==> flow/design.v <==
`timescale 1ns / 1ps
module rise_detect(
    input clk,
    input rst,
    input d,
    output rise
);
reg d_q;
always @(posedge clk) begin
    if(rst)
        d_q <= 0;
    else
        d_q <= d;
end
assign rise = d & ~d_q;
endmodule
`timescale 1ns / 1ps
module divider
#(parameter COUNT = 32'd499)
(
	input clk,
    input rst,
    input en,
    output divided_clk
    );
reg [31:0] count;
reg div_temp;
always @(posedge clk) begin
    if(rst) begin
        count <= 0;
        div_temp <= 0;
    end else if(en) begin
        count <= count + 1;
	    if(count == COUNT)
	    begin
	       count <= 0;
	       div_temp <= ~div_temp;
	    end
    end
end 
assign divided_clk = div_temp;
endmodule
`timescale 1ns / 1ps
module eight_bit_counter
#(parameter COUNT = 5)
(
    input wire clk,
    input wire rst,
    input wire tick,
    input wire reset_count,
    output wire rollover,
    output wire [7:0] count_out
);
reg int_rollover;
reg [7:0] int_count;
always @(posedge clk) begin
    if(rst || reset_count) begin
        int_count <= 0;
        int_rollover <= 0;
    end else if(tick) begin
        if(int_count == COUNT) begin
            int_count <= 0;
            int_rollover <= 1;
        end else begin
            int_count <= int_count + 1;
            int_rollover <= 0;
        end
    end 
end
assign rollover = int_rollover;
assign count_out = int_count;
endmodule
`timescale 1ns / 1ps
module bin_to_decimal(
	input [15:0] B,
	output reg [19:0] bcdout
	);
	reg [35:0] z;
	integer i;
always @(*)
  begin
    for(i = 0; i <= 35; i = i+1)
	z[i] = 0;
    z[18:3] = B;  
    repeat(13)
	 begin
	if(z[19:16] > 4)	
		z[19:16] = z[19:16] + 3;
	if(z[23:20] > 4) 	
		z[23:20] = z[23:20] + 3;
	if(z[27:24] > 4) 	
		z[27:24] = z[27:24] + 3;
	if(z[31:28] > 4) 	
		z[31:28] = z[31:28] + 3;
	if(z[35:32] > 4) 	
		z[35:32] = z[35:32] + 3;
	z[35:1] = z[34:0];
    end      
    bcdout = z[35:16]; 
  end         
endmodule
`timescale 1ns / 1ps
module increment_selector(
input selector,
input in_0,
input in_1,
output signal
    );
reg signal_temp;
always @(*) begin
    if(selector) begin
        signal_temp <= in_0;
    end else begin
        signal_temp <= in_1;
    end
end
assign signal = signal_temp;
endmodule
`timescale 1ns / 1ps
module count_time(
input master_clock,
input rst,
input set_time,
input increment_hours,
input increment_minutes,
output [5:0] raw_value_mins,
output [5:0] raw_value_hrs,
output [7:0] hours_bcd,
output [7:0] minutes_bcd,
output [7:0] seconds_bcd
    );
wire minutes_increment;
wire hours_increment;
wire seconds_ticker;
wire minutes_ticker;
wire hours_ticker;
wire [7:0] seconds_raw_value;
wire [7:0] minutes_raw_value;
wire [7:0] hours_raw_value;
wire seconds_tick;
wire minutes_tick;
wire hours_tick;
assign raw_value_hrs = hours_raw_value[5:0];
assign raw_value_mins = minutes_raw_value[5:0];
divider u1(
.clk(master_clock),
.rst(rst),
.en(1'b1),
.divided_clk(seconds_ticker)
);
rise_detect u1_edge(
.clk(master_clock),
.rst(rst),
.d(seconds_ticker),
.rise(seconds_tick)
);
eight_bit_counter #(.COUNT(59)) u2 (
.clk(master_clock),
.rst(rst),
.tick(seconds_tick),
.reset_count(1'b0),
.rollover(minutes_ticker),
.count_out(seconds_raw_value[7:0])
);
increment_selector u3(
.selector(set_time),
.in_0(increment_minutes),
.in_1(minutes_ticker),
.signal(minutes_increment)
);
rise_detect u3_edge(
.clk(master_clock),
.rst(rst),
.d(minutes_increment),
.rise(minutes_tick)
);
eight_bit_counter #(.COUNT(59)) u4 (
.clk(master_clock),
.rst(rst),
.tick(minutes_tick),
.reset_count(1'b0),
.count_out(minutes_raw_value[7:0]),
.rollover(hours_ticker)
);
increment_selector u5(
.selector(set_time),
.in_0(increment_hours),
.in_1(hours_ticker),
.signal(hours_increment)
);
rise_detect u5_edge(
.clk(master_clock),
.rst(rst),
.d(hours_increment),
.rise(hours_tick)
);
eight_bit_counter #(.COUNT(23)) u6 (
.clk(master_clock),
.rst(rst),
.tick(hours_tick),
.reset_count(1'b0),
.rollover(),
.count_out(hours_raw_value)
);
bin_to_decimal u7(
.B(seconds_raw_value[7:0]),
.bcdout(seconds_bcd)
);
bin_to_decimal u8(
.B(minutes_raw_value[7:0]),
.bcdout(minutes_bcd)
);
bin_to_decimal u9(
.B(hours_raw_value[7:0]),
.bcdout(hours_bcd)
);
endmodule
`timescale 1ns / 1ps
module debounce_button(
input clk,
input rst,
input debounce_in,
output debounce_out
    );
wire q_temp1;
wire q_temp2;
wire q_temp3;
wire q_temp3_bar;
wire slow_clk;
wire slow_tick;
assign q_temp3_bar = ~q_temp3;
assign debounce_out = q_temp3_bar & q_temp2;
d_flipflop u1(
.clk(clk),
.rst(rst),
.en(slow_tick),
.D(debounce_in),
.Q(q_temp1)
);
d_flipflop u2(
.clk(clk),
.rst(rst),
.en(slow_tick),
.D(q_temp1),
.Q(q_temp2)
);
d_flipflop u3(
.clk(clk),
.rst(rst),
.en(slow_tick),
.D(q_temp2),
.Q(q_temp3)
);
divider #(.COUNT(32'd15)) u4(
.clk(clk),
.rst(rst),
.en(1'b1),
.divided_clk(slow_clk)
);
rise_detect u4_edge(
.clk(clk),
.rst(rst),
.d(slow_clk),
.rise(slow_tick)
);
endmodule
module d_flipflop(
input clk,
input rst,
input en,
input D,
output reg Q
);
always @(posedge clk)begin
    if(rst)
        Q <= 0;
    else if(en)
        Q <= D;
end
endmodule
`timescale 1ns / 1ps
module set_time(
input master_clk,
input rst,
input change_selection,
input increment_selection,
output reg set_minutes,
output reg set_hours
    );
reg previous_change_selection_state;
reg previous_increment_selection_state;
reg mode;
always @(posedge master_clk) begin
    if(rst) begin
        mode <= 0;
        previous_change_selection_state <= 0;
    end else if(change_selection && !previous_change_selection_state) begin
        mode <= ~mode;
        previous_change_selection_state <= 1;
    end else if (!change_selection && previous_change_selection_state) begin
        mode <= mode;
        previous_change_selection_state <= 0;
    end else begin
        mode <= mode;
        previous_change_selection_state <= previous_change_selection_state;
    end
end
always @(posedge master_clk) begin
    if(rst) begin
        set_minutes <= 0;
        set_hours <= 0;
        previous_increment_selection_state <= 0;
    end else if(increment_selection && (!previous_increment_selection_state)) begin
        if(mode) begin
             set_minutes <= 1;
             set_hours <= 0;         
        end else begin
             set_minutes <= 0;
             set_hours <= 1;   
        end
        previous_increment_selection_state <= 1;
    end else if(!increment_selection && previous_increment_selection_state) begin
        set_minutes <= 0;
        set_hours <= 0; 
        previous_increment_selection_state <= 0;
    end else begin
        set_minutes <= 0;
        set_hours <= 0; 
        previous_increment_selection_state <= previous_increment_selection_state;
    end    
end    
endmodule
`timescale 1ns / 1ps
module stopwatch(
input master_clock,
input rst,
input enable,
input trigger,
input reset,
output [7:0] seconds_bcd,
output [7:0] milliseconds_bcd
    );
reg master_clock_mux;
reg trigger_enable;
reg previous_state;
wire milliseconds_tick;
wire seconds_tick;
wire milliseconds_ticker;
wire seconds_ticker;
wire [7:0] milliseconds_raw_value;
wire [7:0] seconds_raw_value;
always @(posedge master_clock) begin
    if(rst) begin
        trigger_enable <= 0;
        previous_state <= 0;
    end else if(trigger && !previous_state) begin
        trigger_enable <= ~trigger_enable;
        previous_state <= 1;
    end else if (!trigger && previous_state) begin
        trigger_enable <= trigger_enable;
        previous_state <= 0;
    end else begin
        trigger_enable <= trigger_enable;
        previous_state <= previous_state;
    end
end
always @(*) begin
    if(enable && trigger_enable) begin
        master_clock_mux = 1'b1;
    end
    else begin
        master_clock_mux = 1'b0;
    end
end
divider #(.COUNT(32'd4)) u1(
.clk(master_clock),
.rst(rst),
.en(master_clock_mux),
.divided_clk(milliseconds_ticker)
);
rise_detect u1_edge(
.clk(master_clock),
.rst(rst),
.d(milliseconds_ticker),
.rise(milliseconds_tick)
);
eight_bit_counter #(.COUNT(99)) u2 (
.clk(master_clock),
.rst(rst),
.tick(milliseconds_tick),
.reset_count(reset),
.count_out(milliseconds_raw_value[7:0]),
.rollover(seconds_ticker)
);
rise_detect u2_edge(
.clk(master_clock),
.rst(rst),
.d(seconds_ticker),
.rise(seconds_tick)
);
eight_bit_counter #(.COUNT(99)) u3 (
.clk(master_clock),
.rst(rst),
.tick(seconds_tick),
.rollover(),
.reset_count(reset),
.count_out(seconds_raw_value[7:0])
);
bin_to_decimal u4(
.B(milliseconds_raw_value[7:0]),
.bcdout(milliseconds_bcd)
);
bin_to_decimal u5(
.B(seconds_raw_value[7:0]),
.bcdout(seconds_bcd)
);
endmodule
`timescale 1ns / 1ps
module alarm(
input [5:0] alarm_mins,
input [5:0] alarm_hours,
input [5:0] mins_value,
input [5:0] hours_value,
output reg [15:0] flash
    );
always @(*) begin
    if((mins_value == alarm_mins) && (hours_value == alarm_hours)) begin
        flash <= 16'b1111111111111111;
    end else begin
        flash <= 0;
    end
end    
endmodule
`timescale 1ns / 1ps
module converter(
input [1:0] converter_input,
output reg [3:0] converter_output
    );
always @(*) begin
    case(converter_input)
        2'b00 : converter_output <= 4'b0001;
        2'b01 : converter_output <= 4'b0010;
        2'b10 : converter_output <= 4'b0100;
        default : converter_output <= 4'b1000;
    endcase
end   
endmodule
`timescale 1ns / 1ps
module mux
(
input selector,
input [15:0] group0,
input [15:0] group1,
output [15:0] group_out
);
reg [15:0] group_temp;    
assign group_out[15:0] = group_temp[15:0];  
always @(*) begin
    if(selector == 0) begin
        group_temp[15:0] <= group0[15:0];
    end
    else begin
        group_temp[15:0] <= group1[15:0];
    end
end    
endmodule
`timescale 1ns / 1ps
module display_demux(
input [1:0] mode,
input [15:0] clock_module_bcd,
input [15:0] stop_watch_bcd,
input [15:0] set_alarm_bcd,
output reg [15:0] output_bcd
);
always @(*) begin
    case(mode)
        2'b00 : output_bcd <= clock_module_bcd;
        2'b01 : output_bcd <= stop_watch_bcd;
        2'b10 : output_bcd <= clock_module_bcd;
        default : output_bcd <= set_alarm_bcd;
    endcase
end
endmodule
`timescale 1ns / 1ps
module seg7decimal(
	 input [15:0] x,
    input clk,
    input rst,
    input clr,
    output reg [6:0] a_to_g,
    output reg [3:0] an,
    output wire dp 
	 );
wire [1:0] s;	 
reg [3:0] digit;
wire [3:0] aen;
reg [3:0] clkdiv;
assign dp = 1;
assign s = clkdiv[3:2];
assign aen = 4'b1111;  
always @(posedge clk) 
	if (rst) digit <= 4'd0; else
	case(s)
	0:digit <= x[3:0];  
	1:digit <= x[7:4];  
	2:digit <= x[11:8];  
	3:digit <= x[15:12];  
	default:digit <= x[3:0];
	endcase
	always @(*)
case(digit)
0:a_to_g = 7'b1000000; 
1:a_to_g = 7'b1111001; 
2:a_to_g = 7'b0100100; 
3:a_to_g = 7'b0110000; 
4:a_to_g = 7'b0011001; 
5:a_to_g = 7'b0010010; 
6:a_to_g = 7'b0000010; 
7:a_to_g = 7'b1111000; 
8:a_to_g = 7'b0000000; 
9:a_to_g = 7'b0010000; 
'hA:a_to_g = 7'b0111111;  
'hB:a_to_g = 7'b1111111;  
'hC:a_to_g = 7'b1110111;
default: a_to_g = 7'b0000000;  
endcase
always @(*)begin
an=4'b1111;
if(aen[s] == 1)
an[s] = 0;
end
always @(posedge clk) begin
if ( clr == 1 || rst == 1)
clkdiv <= 0;
else
clkdiv <= clkdiv+1;
end
endmodule
`timescale 1ns / 1ps
 module Basys3_Abacus_Top(
	 input clk,
	 input rst,
    input btnC,
    input btnR,
    input btnU,
    input [15:0] sw,
     output [6:0] seg,
     output dp,
     output [3:0] an,
     output [15:0] led
 );
wire[15:0] seven_seg_input;
wire[15:0] clock_module_mux_output;
wire[15:0] joiner;
wire [7:0] hours_bcd;
wire [7:0] minutes_bcd;
wire [7:0] seconds_bcd;
wire [7:0] stopwatch_ms_bcd;
wire [7:0] stopwatch_s_bcd;
wire clock_mode;
wire stop_watch_mode;
wire set_time_mode;
wire set_alarm_mode;
wire set_time_inc_mins;
wire set_time_inc_hours;
wire [5:0] raw_value_mins;
wire [5:0] raw_value_hrs;
wire btnC_debounced;
wire btnU_debounced;
wire btnR_debounced;
debounce_button u_btnc(
.clk(clk),
.rst(rst),
.debounce_in(btnC),
.debounce_out(btnC_debounced)
);
debounce_button u_btnu(
.clk(clk),
.rst(rst),
.debounce_in(btnU),
.debounce_out(btnU_debounced)
);
debounce_button u_btnR(
.clk(clk),
.rst(rst),
.debounce_in(btnR),
.debounce_out(btnR_debounced)
);
converter u_mode(
.converter_input({sw[1],sw[0]}),
.converter_output({set_alarm_mode, set_time_mode, stop_watch_mode, clock_mode})
);
alarm u_alarm(
.alarm_mins(sw[9:4]),
.alarm_hours(sw[15:10]),
.mins_value(raw_value_mins),
.hours_value(raw_value_hrs),
.flash(led)
);
count_time u1(
.master_clock(clk),
.rst(rst),
.set_time(set_time_mode),
.increment_hours(set_time_inc_hours),
.increment_minutes(set_time_inc_mins),
.raw_value_mins(raw_value_mins),
.raw_value_hrs(raw_value_hrs),
.hours_bcd(hours_bcd),
.minutes_bcd(minutes_bcd),
.seconds_bcd(seconds_bcd)
);
mux u2(
.selector(btnC),
.group0({hours_bcd[7:0], minutes_bcd[7:0]}),
.group1(seconds_bcd[7:0]),
.group_out(clock_module_mux_output[15:0])
);
stopwatch u3
(
.master_clock(clk),
.rst(rst),
.enable(stop_watch_mode),
.trigger(btnC_debounced),
.reset(btnR_debounced),
.seconds_bcd(stopwatch_s_bcd),
.milliseconds_bcd(stopwatch_ms_bcd)
);
set_time u_set_time(
.master_clk(clk),
.rst(rst),
.change_selection(btnR_debounced),
.increment_selection(btnU_debounced),
.set_minutes(set_time_inc_mins),
.set_hours(set_time_inc_hours)
    );
display_demux u_display_demux(
.mode({sw[1],sw[0]}),
.clock_module_bcd(clock_module_mux_output),
.stop_watch_bcd({stopwatch_s_bcd, stopwatch_ms_bcd}),
.set_alarm_bcd(16'd0),
.output_bcd(seven_seg_input)
);
seg7decimal u5 (
.x(seven_seg_input[15:0]),
.clk(clk),
.rst(rst),
.clr(1'b0),
.a_to_g(seg),
.an(an),
.dp(dp)
);
endmodule
# ---- Tool chain data of Basys3_Abacus_Top
# Tool output for the design above before and after an edit, in the order of the flow.
# Lines under "orig" count in the file above, lines under "edited" in the edited file.
# "delta" is "edited" less "orig", of the values as shown; "rel_change_pct" is that difference over "orig", in percent.
# Operators: Yosys type, input widths -> output width; for muxes data width and select width s.
# Library cell names are shortened.
# A cell with - has no value.
dict set report setup {
  top_module {Basys3_Abacus_Top}
  clock {clk}
  library {sky130hd}
  corner {tt_025C_1v80}
}

# ---- Diff
# The edit as a unified diff against the file above.
# The edit is scripted: it alters the design's behaviour and was not made to optimise anything.
# begin of diff
@@ -545,9 +545,13 @@
     input btnU,
     input [15:0] sw,
-     output [6:0] seg,
+     output [6:0] seg_ext,
      output dp,
      output [3:0] an,
      output [15:0] led
  );
+wire [6:0] seg;
+reg [6:0] seg_s1;
+always @(posedge clk) seg_s1 <= seg;
+assign seg_ext = seg_s1;
 wire[15:0] seven_seg_input;
 wire[15:0] clock_module_mux_output;
# end of diff

# ---- Word-level counts
# Counts by Yosys on the flattened word-level netlist (proc, flatten, opt, wreduce; memories kept). Print and check cells are left out.
# Memory sizes are those after Yosys's memory passes, which may raise the word count (mostly to a power of two), join words into wider ones and drop unused or constant bits.
# item orig edited delta rel_change_pct
set bits {}
lappend bits {register_bits 236 240 4 1.69}
lappend bits {mem_bits_ro 112 112 0 0.00}
lappend bits {clocked_rd_ports_x_width 7 7 0 0.00}
lappend bits {n_memories 1 1 0 0.00}
lappend bits {out_inout_bits 28 28 0 0.00}
lappend bits {elab_cells 357 357 0 0.00}
# item orig edited delta rel_change_pct
set classes {}
lappend classes {add_sub_neg 77 77 0 0.00}
lappend classes {cmp 65 65 0 0.00}
lappend classes {n_eq 17 17 0 0.00}
lappend classes {shifts 3 3 0 0.00}
lappend classes {muxes 92 91 -1 -1.09}
lappend classes {bitwise 32 32 0 0.00}
lappend classes {reduce_and_logical 27 27 0 0.00}
# item orig edited
set mem_list {}
lappend mem_list {mem_shapes {16x7 r1 w0} {16x7 r1 w0}}
# op orig edited delta rel_change_pct
set ops {}
lappend ops {{$mux 4} 32 31 -1 -3.12}
# Operator kinds equal on both sides are left out: 41.

# ---- Logic depth
# Longest topological path by Yosys (ltp), each cell counted once; first at word level (registers and memories cut), then after technology mapping (sequential cells cut; the memories' decode and read muxes count).
# item orig edited delta rel_change_pct
set logic_depth {}
lappend logic_depth {word_depth 18 17 -1 -5.56}
lappend logic_depth {abc_area 0 0 - -}
lappend logic_depth {ltp_mapped 30 30 0 0.00}
lappend logic_depth {ltp_nobuf 30 28 -2 -6.67}

# ---- Mapped cells and area
# Source: synth_stat.txt of the flow (Yosys; design flattened, memories mapped). It holds for the ABC_AREA given above (unset counts as 0); a run with the other value may have another netlist.
# item orig edited delta rel_change_pct
set mapped {}
lappend mapped {mapped_cells 2037 1923 -114 -5.60}
lappend mapped {yosys_area_um2 16090.4 15666.3 -424.1 -2.64}
lappend mapped {seqArea_um2 4864.7 4944.7 80.0 1.64}
lappend mapped {ffs 243 247 4 1.65}
lappend mapped {n_buf 109 93 -16 -14.68}
# type orig edited delta rel_change_pct
set types {}
lappend types {clkbuf_1 77 50 -27 -35.06}
lappend types {nand3_1 94 69 -25 -26.60}
lappend types {xor2_1 112 93 -19 -16.96}
lappend types {ha_1 81 99 18 22.22}
lappend types {xnor2_1 100 117 17 17.00}
lappend types {nor2_1 318 302 -16 -5.03}
lappend types {inv_1 76 91 15 19.74}
lappend types {a21oi_1 77 65 -12 -15.58}
lappend types {and3_1 45 33 -12 -26.67}
lappend types {nand2b_1 29 18 -11 -37.93}
lappend types {a211oi_1 12 22 10 83.33}
lappend types {o31ai_1 13 4 -9 -69.23}
lappend types {a221o_1 10 1 -9 -90.00}
lappend types {mux2i_1 41 49 8 19.51}
lappend types {o311ai_1 0 8 8 -}
lappend types {nor4_1 45 38 -7 -15.56}
lappend types {nor3_1 41 34 -7 -17.07}
lappend types {or2_2 16 9 -7 -43.75}
# Cell types equal on both sides are left out: 13.
# Not every row of either side is listed.
# The figures by module come from a second, unflattened synthesis with its own total; it is not the netlist above.
# item orig edited delta rel_change_pct
set unflattened {}
lappend unflattened {hier_cells 5422 5429 7 0.13}
lappend unflattened {area_unflattened_um2 39995.9 40136.0 140.1 0.35}
# Each row is one instance without its submodules.
# module instances cells area_um2 mod_seq_area_um2
set modules_orig {}
lappend modules_orig {bin_to_decimal 5 794 5398.9 0.0}
lappend modules_orig {{divider (COUNT=15)} 3 187 1612.8 660.6}
lappend modules_orig {{divider (COUNT=4)} 1 203 1711.6 660.6}
lappend modules_orig {divider 1 190 1627.8 660.6}
lappend modules_orig {{eight_bit_counter (COUNT=99)} 2 47 435.4 180.2}
lappend modules_orig {{eight_bit_counter (COUNT=59)} 2 47 434.2 180.2}
lappend modules_orig {seg7decimal 1 70 749.5 220.2}
lappend modules_orig {{eight_bit_counter (COUNT=23)} 1 45 406.6 180.2}
lappend modules_orig {rise_detect 8 3 47.5 20.0}
lappend modules_orig {display_demux 1 53 345.3 0.0}
lappend modules_orig {d_flipflop 9 3 33.8 20.0}
lappend modules_orig {mux 1 18 249.0 0.0}
lappend modules_orig {alarm 1 31 246.5 0.0}
lappend modules_orig {set_time 1 17 190.2 100.1}
# orig: Modules not listed: 6.
# module instances cells area_um2 mod_seq_area_um2
set modules_edited {}
lappend modules_edited {bin_to_decimal 5 794 5398.9 0.0}
lappend modules_edited {{divider (COUNT=15)} 3 187 1612.8 660.6}
lappend modules_edited {{divider (COUNT=4)} 1 203 1711.6 660.6}
lappend modules_edited {divider 1 190 1627.8 660.6}
lappend modules_edited {{eight_bit_counter (COUNT=99)} 2 47 435.4 180.2}
lappend modules_edited {{eight_bit_counter (COUNT=59)} 2 47 434.2 180.2}
lappend modules_edited {seg7decimal 1 70 749.5 220.2}
lappend modules_edited {{eight_bit_counter (COUNT=23)} 1 45 406.6 180.2}
lappend modules_edited {rise_detect 8 3 47.5 20.0}
lappend modules_edited {display_demux 1 53 345.3 0.0}
lappend modules_edited {d_flipflop 9 3 33.8 20.0}
lappend modules_edited {mux 1 18 249.0 0.0}
lappend modules_edited {alarm 1 31 246.5 0.0}
lappend modules_edited {set_time 1 17 190.2 100.1}
# edited: Modules not listed: 6.

# ---- Timing after synthesis
# Source: OpenSTA report_checks on the synthesized netlist (no wires, ideal clock, input and output delay 20% of the period each), path of least setup slack; recovery checks are left aside. Register names are those of the netlist, which keeps one name where synthesis merged equal registers.
# item orig edited delta rel_change_pct
set synth_timing {}
lappend synth_timing {path_type {flip-flop to flip-flop} {input port to output port} - -}
lappend synth_timing {start {register u3.u2.int_count[5]} {input sw[7]} - -}
lappend synth_timing {end {register (no name shown)} {output led[10]} - -}
lappend synth_timing {tclk_ps 10000 10000 0 0.00}
lappend synth_timing {in_delay_ps - 2000 - -}
lappend synth_timing {output_delay_ps - 2000 - -}
lappend synth_timing {setup_time_ps 72 - - -}
lappend synth_timing {launch_ps 0 2000 2000 -}
lappend synth_timing {arrival_ps 5614 3554 -2060 -36.69}
lappend synth_timing {t_required_ps 9928 8000 -1928 -19.42}
lappend synth_timing {slack_ps 4314 4446 132 -}
lappend synth_timing {delay_ps 5686 1554 -4132 -72.67}
lappend synth_timing {stages 31 4 -27 -87.10}
lappend synth_timing {n_path_buf 0 1 1 -}
lappend synth_timing {period_less_setup_slack_ps 5686 5554 -132 -2.32}
# "delay_ps" is the arrival time less input delay plus setup time.
# At an output port there is no setup time.
# "stages": output pins that drive a net of the path, with the launching flip-flop's if there is one; two outputs of one cell count as two.
# "period_less_setup_slack_ps" = period - worst setup slack (recovery checks aside). The figure is calculated, with input and output delays left at 20% of the set period.
# The rows between start and end are the longest chain of elaborated cells between them; the timing report does not say that the signal goes this way. Where chains are equally long, one stands for them.
# A line is the first line of the expression or statement that the cell stems from. Yosys adds cells for indexed reads and writes and turns some case tables into memories.
# A register here has more assigning lines than the two given.
dict set report synth_between_orig {
  path_cell_list {dfxtp_1 inv_1 ha_1 inv_1 ha_1 xnor2_1 ha_1 or4_1 and3_1 inv_1 ha_1 a21oi_1 o21a_1 or2_2 ha_1 and3_1 a32oi_1 nand2_1 a211o_1 ha_1 nor3b_1 nor2_1 o31a_1 xor2_1 a21oi_1 a21oi_1 nand3_1 inv_1 ha_1 mux2_2 mux2i_1}
  elab_chain_cells 13
  cone_cells 30
}
# item line_no
set synth_lines_orig {}
lappend synth_lines_orig {{start, declared} 55} ;# reg [7:0] int_count;
lappend synth_lines_orig {{start, assigned} 58} ;# int_count <= 0;
lappend synth_lines_orig {{start, assigned} 65} ;# int_count <= int_count + 1;
lappend synth_lines_orig {{$add 4x2->4} 88} ;# z[19:16] = z[19:16] + 3;
lappend synth_lines_orig {{$mux 4} 87} ;# if(z[19:16] > 4)
lappend synth_lines_orig {{$gt 4x3->1} 87}
lappend synth_lines_orig {{$mux 4} 87}
lappend synth_lines_orig {{$gt 4x3->1} 87}
lappend synth_lines_orig {{$mux 4} 87}
lappend synth_lines_orig {{$gt 4x3->1} 87}
lappend synth_lines_orig {{$mux 4} 87}
lappend synth_lines_orig {{$add 4x2->4} 88}
lappend synth_lines_orig {{$mux 4} 87}
lappend synth_lines_orig {{$pmux 16 s2} 476} ;# case(mode)
lappend synth_lines_orig {{$pmux 4 s4} 503} ;# case(s)
lappend synth_lines_orig {{$mux 4} -}
dict set report synth_between_edited {
  path_cell_list {xnor2_1 nand4_1 nor3_1 buf_4}
  elab_chain_cells 3
  cone_cells 3
}
# item line_no
set synth_lines_edited {}
lappend synth_lines_edited {{start, declared} 546} ;# input [15:0] sw,
lappend synth_lines_edited {{$eq 6x6->1} 427} ;# if((mins_value == alarm_mins) && (hours_value == alarm_hours)) begin
lappend synth_lines_edited {{$logic_and 1x1->1} 427}
lappend synth_lines_edited {{$mux 16} 427}
lappend synth_lines_edited {{end, declared} 550} ;# output [15:0] led
# Nets of the timed path that keep an RTL name, with a line that drives or declares them; the list need not be complete.
# signal line_no
set synth_named_nets_edited {}
lappend synth_named_nets_edited {led[0] 427}

# ---- Worst path after layout
# Path of least setup slack in the final report of the runs of pair A (OpenROAD, finished layout, wires in). Where an end is a register, its clock arrival counts in the times.
# The report prints the path's times to 10 ps; the period is as set.
# item orig edited delta rel_change_pct
set layout_timing {}
lappend layout_timing {path_type {flip-flop to flip-flop} {flip-flop to flip-flop} - -}
lappend layout_timing {start {register u3.u2.int_count[5]} {register u3.u3.int_count[6]} - -}
lappend layout_timing {end {register (no name shown)} {register u5.digit[2]} - -}
lappend layout_timing {tclk_ps 10000 10000 0 0.00}
lappend layout_timing {setup_time_ps 70 120 50 -}
lappend layout_timing {launch_ps 540 560 20 3.70}
lappend layout_timing {arrival_ps 6930 6730 -200 -2.89}
lappend layout_timing {t_required_ps 10480 10440 -40 -0.38}
lappend layout_timing {slack_ps 3550 3710 160 -}
lappend layout_timing {stages 31 25 -6 -19.35}
lappend layout_timing {n_path_buf 0 0 0 -}
# The rows between start and end are the longest chain of elaborated cells between them; the timing report does not say that the signal goes this way. Where chains are equally long, one stands for them.
# A register here has more assigning lines than the two given.
dict set report layout_between_orig {
  path_cell_list {dfxtp_1 inv_1 ha_1 inv_1 ha_1 xnor2_1 ha_1 or4_1 and3_1 inv_1 ha_1 a21oi_1 o21a_1 or2_2 ha_1 and3_1 a32oi_1 nand2_1 a211o_1 ha_1 nor3b_1 nor2_1 o31a_1 xor2_1 a21oi_1 a21oi_1 nand3_1 inv_1 ha_1 mux2_2 mux2i_1}
  elab_chain_cells 13
  cone_cells 30
}
# item line_no
set layout_lines_orig {}
lappend layout_lines_orig {{start, declared} 55} ;# reg [7:0] int_count;
lappend layout_lines_orig {{start, assigned} 58} ;# int_count <= 0;
lappend layout_lines_orig {{start, assigned} 65} ;# int_count <= int_count + 1;
lappend layout_lines_orig {{$add 4x2->4} 88} ;# z[19:16] = z[19:16] + 3;
lappend layout_lines_orig {{$mux 4} 87} ;# if(z[19:16] > 4)
lappend layout_lines_orig {{$gt 4x3->1} 87}
lappend layout_lines_orig {{$mux 4} 87}
lappend layout_lines_orig {{$gt 4x3->1} 87}
lappend layout_lines_orig {{$mux 4} 87}
lappend layout_lines_orig {{$gt 4x3->1} 87}
lappend layout_lines_orig {{$mux 4} 87}
lappend layout_lines_orig {{$add 4x2->4} 88}
lappend layout_lines_orig {{$mux 4} 87}
lappend layout_lines_orig {{$pmux 16 s2} 476} ;# case(mode)
lappend layout_lines_orig {{$pmux 4 s4} 503} ;# case(s)
lappend layout_lines_orig {{$mux 4} -}
dict set report layout_between_edited {
  path_cell_list {dfxtp_1 inv_1 ha_1 inv_1 ha_1 xnor2_1 ha_1 inv_1 a31oi_1 o21ai_0 a21oi_1 mux2i_1 ha_1 inv_1 ha_1 xor2_1 ha_1 nor2_1 a211oi_1 nand4_1 mux2_2 o311ai_1 o41a_1 nor4_1 a211oi_1}
  elab_chain_cells 14
  cone_cells 35
}
# item line_no
set layout_lines_edited {}
lappend layout_lines_edited {{start, declared} 55} ;# reg [7:0] int_count;
lappend layout_lines_edited {{start, assigned} 58} ;# int_count <= 0;
lappend layout_lines_edited {{start, assigned} 65} ;# int_count <= int_count + 1;
lappend layout_lines_edited {{$add 4x2->4} 88} ;# z[19:16] = z[19:16] + 3;
lappend layout_lines_edited {{$mux 4} 87} ;# if(z[19:16] > 4)
lappend layout_lines_edited {{$gt 4x3->1} 87}
lappend layout_lines_edited {{$mux 4} 87}
lappend layout_lines_edited {{$gt 4x3->1} 87}
lappend layout_lines_edited {{$mux 4} 87}
lappend layout_lines_edited {{$gt 4x3->1} 87}
lappend layout_lines_edited {{$mux 4} 87}
lappend layout_lines_edited {{$add 4x2->4} 88}
lappend layout_lines_edited {{$mux 4} 87}
lappend layout_lines_edited {{$add 3x2->3} 90} ;# z[23:20] = z[23:20] + 3;
lappend layout_lines_edited {{$mux 3} 89} ;# if(z[23:20] > 4)
lappend layout_lines_edited {{$pmux 16 s2} 476} ;# case(mode)
lappend layout_lines_edited {{$pmux 4 s4} 503} ;# case(s)
lappend layout_lines_edited {{end, assigned} 504} ;# 0:digit <= x[3:0];
lappend layout_lines_edited {{end, assigned} 505} ;# 1:digit <= x[7:4];
lappend layout_lines_edited {{end, declared} 495} ;# reg [3:0] digit;

# ---- Flow runs
# Runs of the flow (Yosys, OpenROAD) on both versions; the two runs of a pair have the same settings. The constraints put input and output delay at 20% of the set period each and load the outputs with 0.01 pF.
dict set report settings_pair_A {
  CORE_UTILIZATION 40
  period_ns 10.0
  CAP_MARGIN 20
  CORE_MARGIN 2
  SLEW_MARGIN 20
}
# item orig edited delta rel_change_pct
set measured_pair_A {}
lappend measured_pair_A {yosys_chip_area_um2 16090.4 15666.3 -424.1 -2.64}
lappend measured_pair_A {total_die_area_um2 41846.8 40765.6 -1081.2 -2.58}
lappend measured_pair_A {utilization_pct 44.6 44.7 0.1 -}
lappend measured_pair_A {setup_worst_slack_ps 3549 3711 162 -}
dict set report settings_pair_B {
  CAP_MARGIN 10
  CELL_PAD_IN_SITES_DETAIL_PLACEMENT 2
  CORE_MARGIN 6
  CORE_UTILIZATION 18
  CTS_CLUSTER_DIAMETER 251
  SLEW_MARGIN 20
  period_ns 7.02
}
# item orig edited delta rel_change_pct
set measured_pair_B {}
lappend measured_pair_B {yosys_chip_area_um2 16090.4 15666.3 -424.1 -2.64}
lappend measured_pair_B {total_die_area_um2 96711.7 94258.2 -2453.5 -2.54}
lappend measured_pair_B {utilization_pct 20.9 21.3 0.4 -}
lappend measured_pair_B {setup_worst_slack_ps 336 448 112 -}
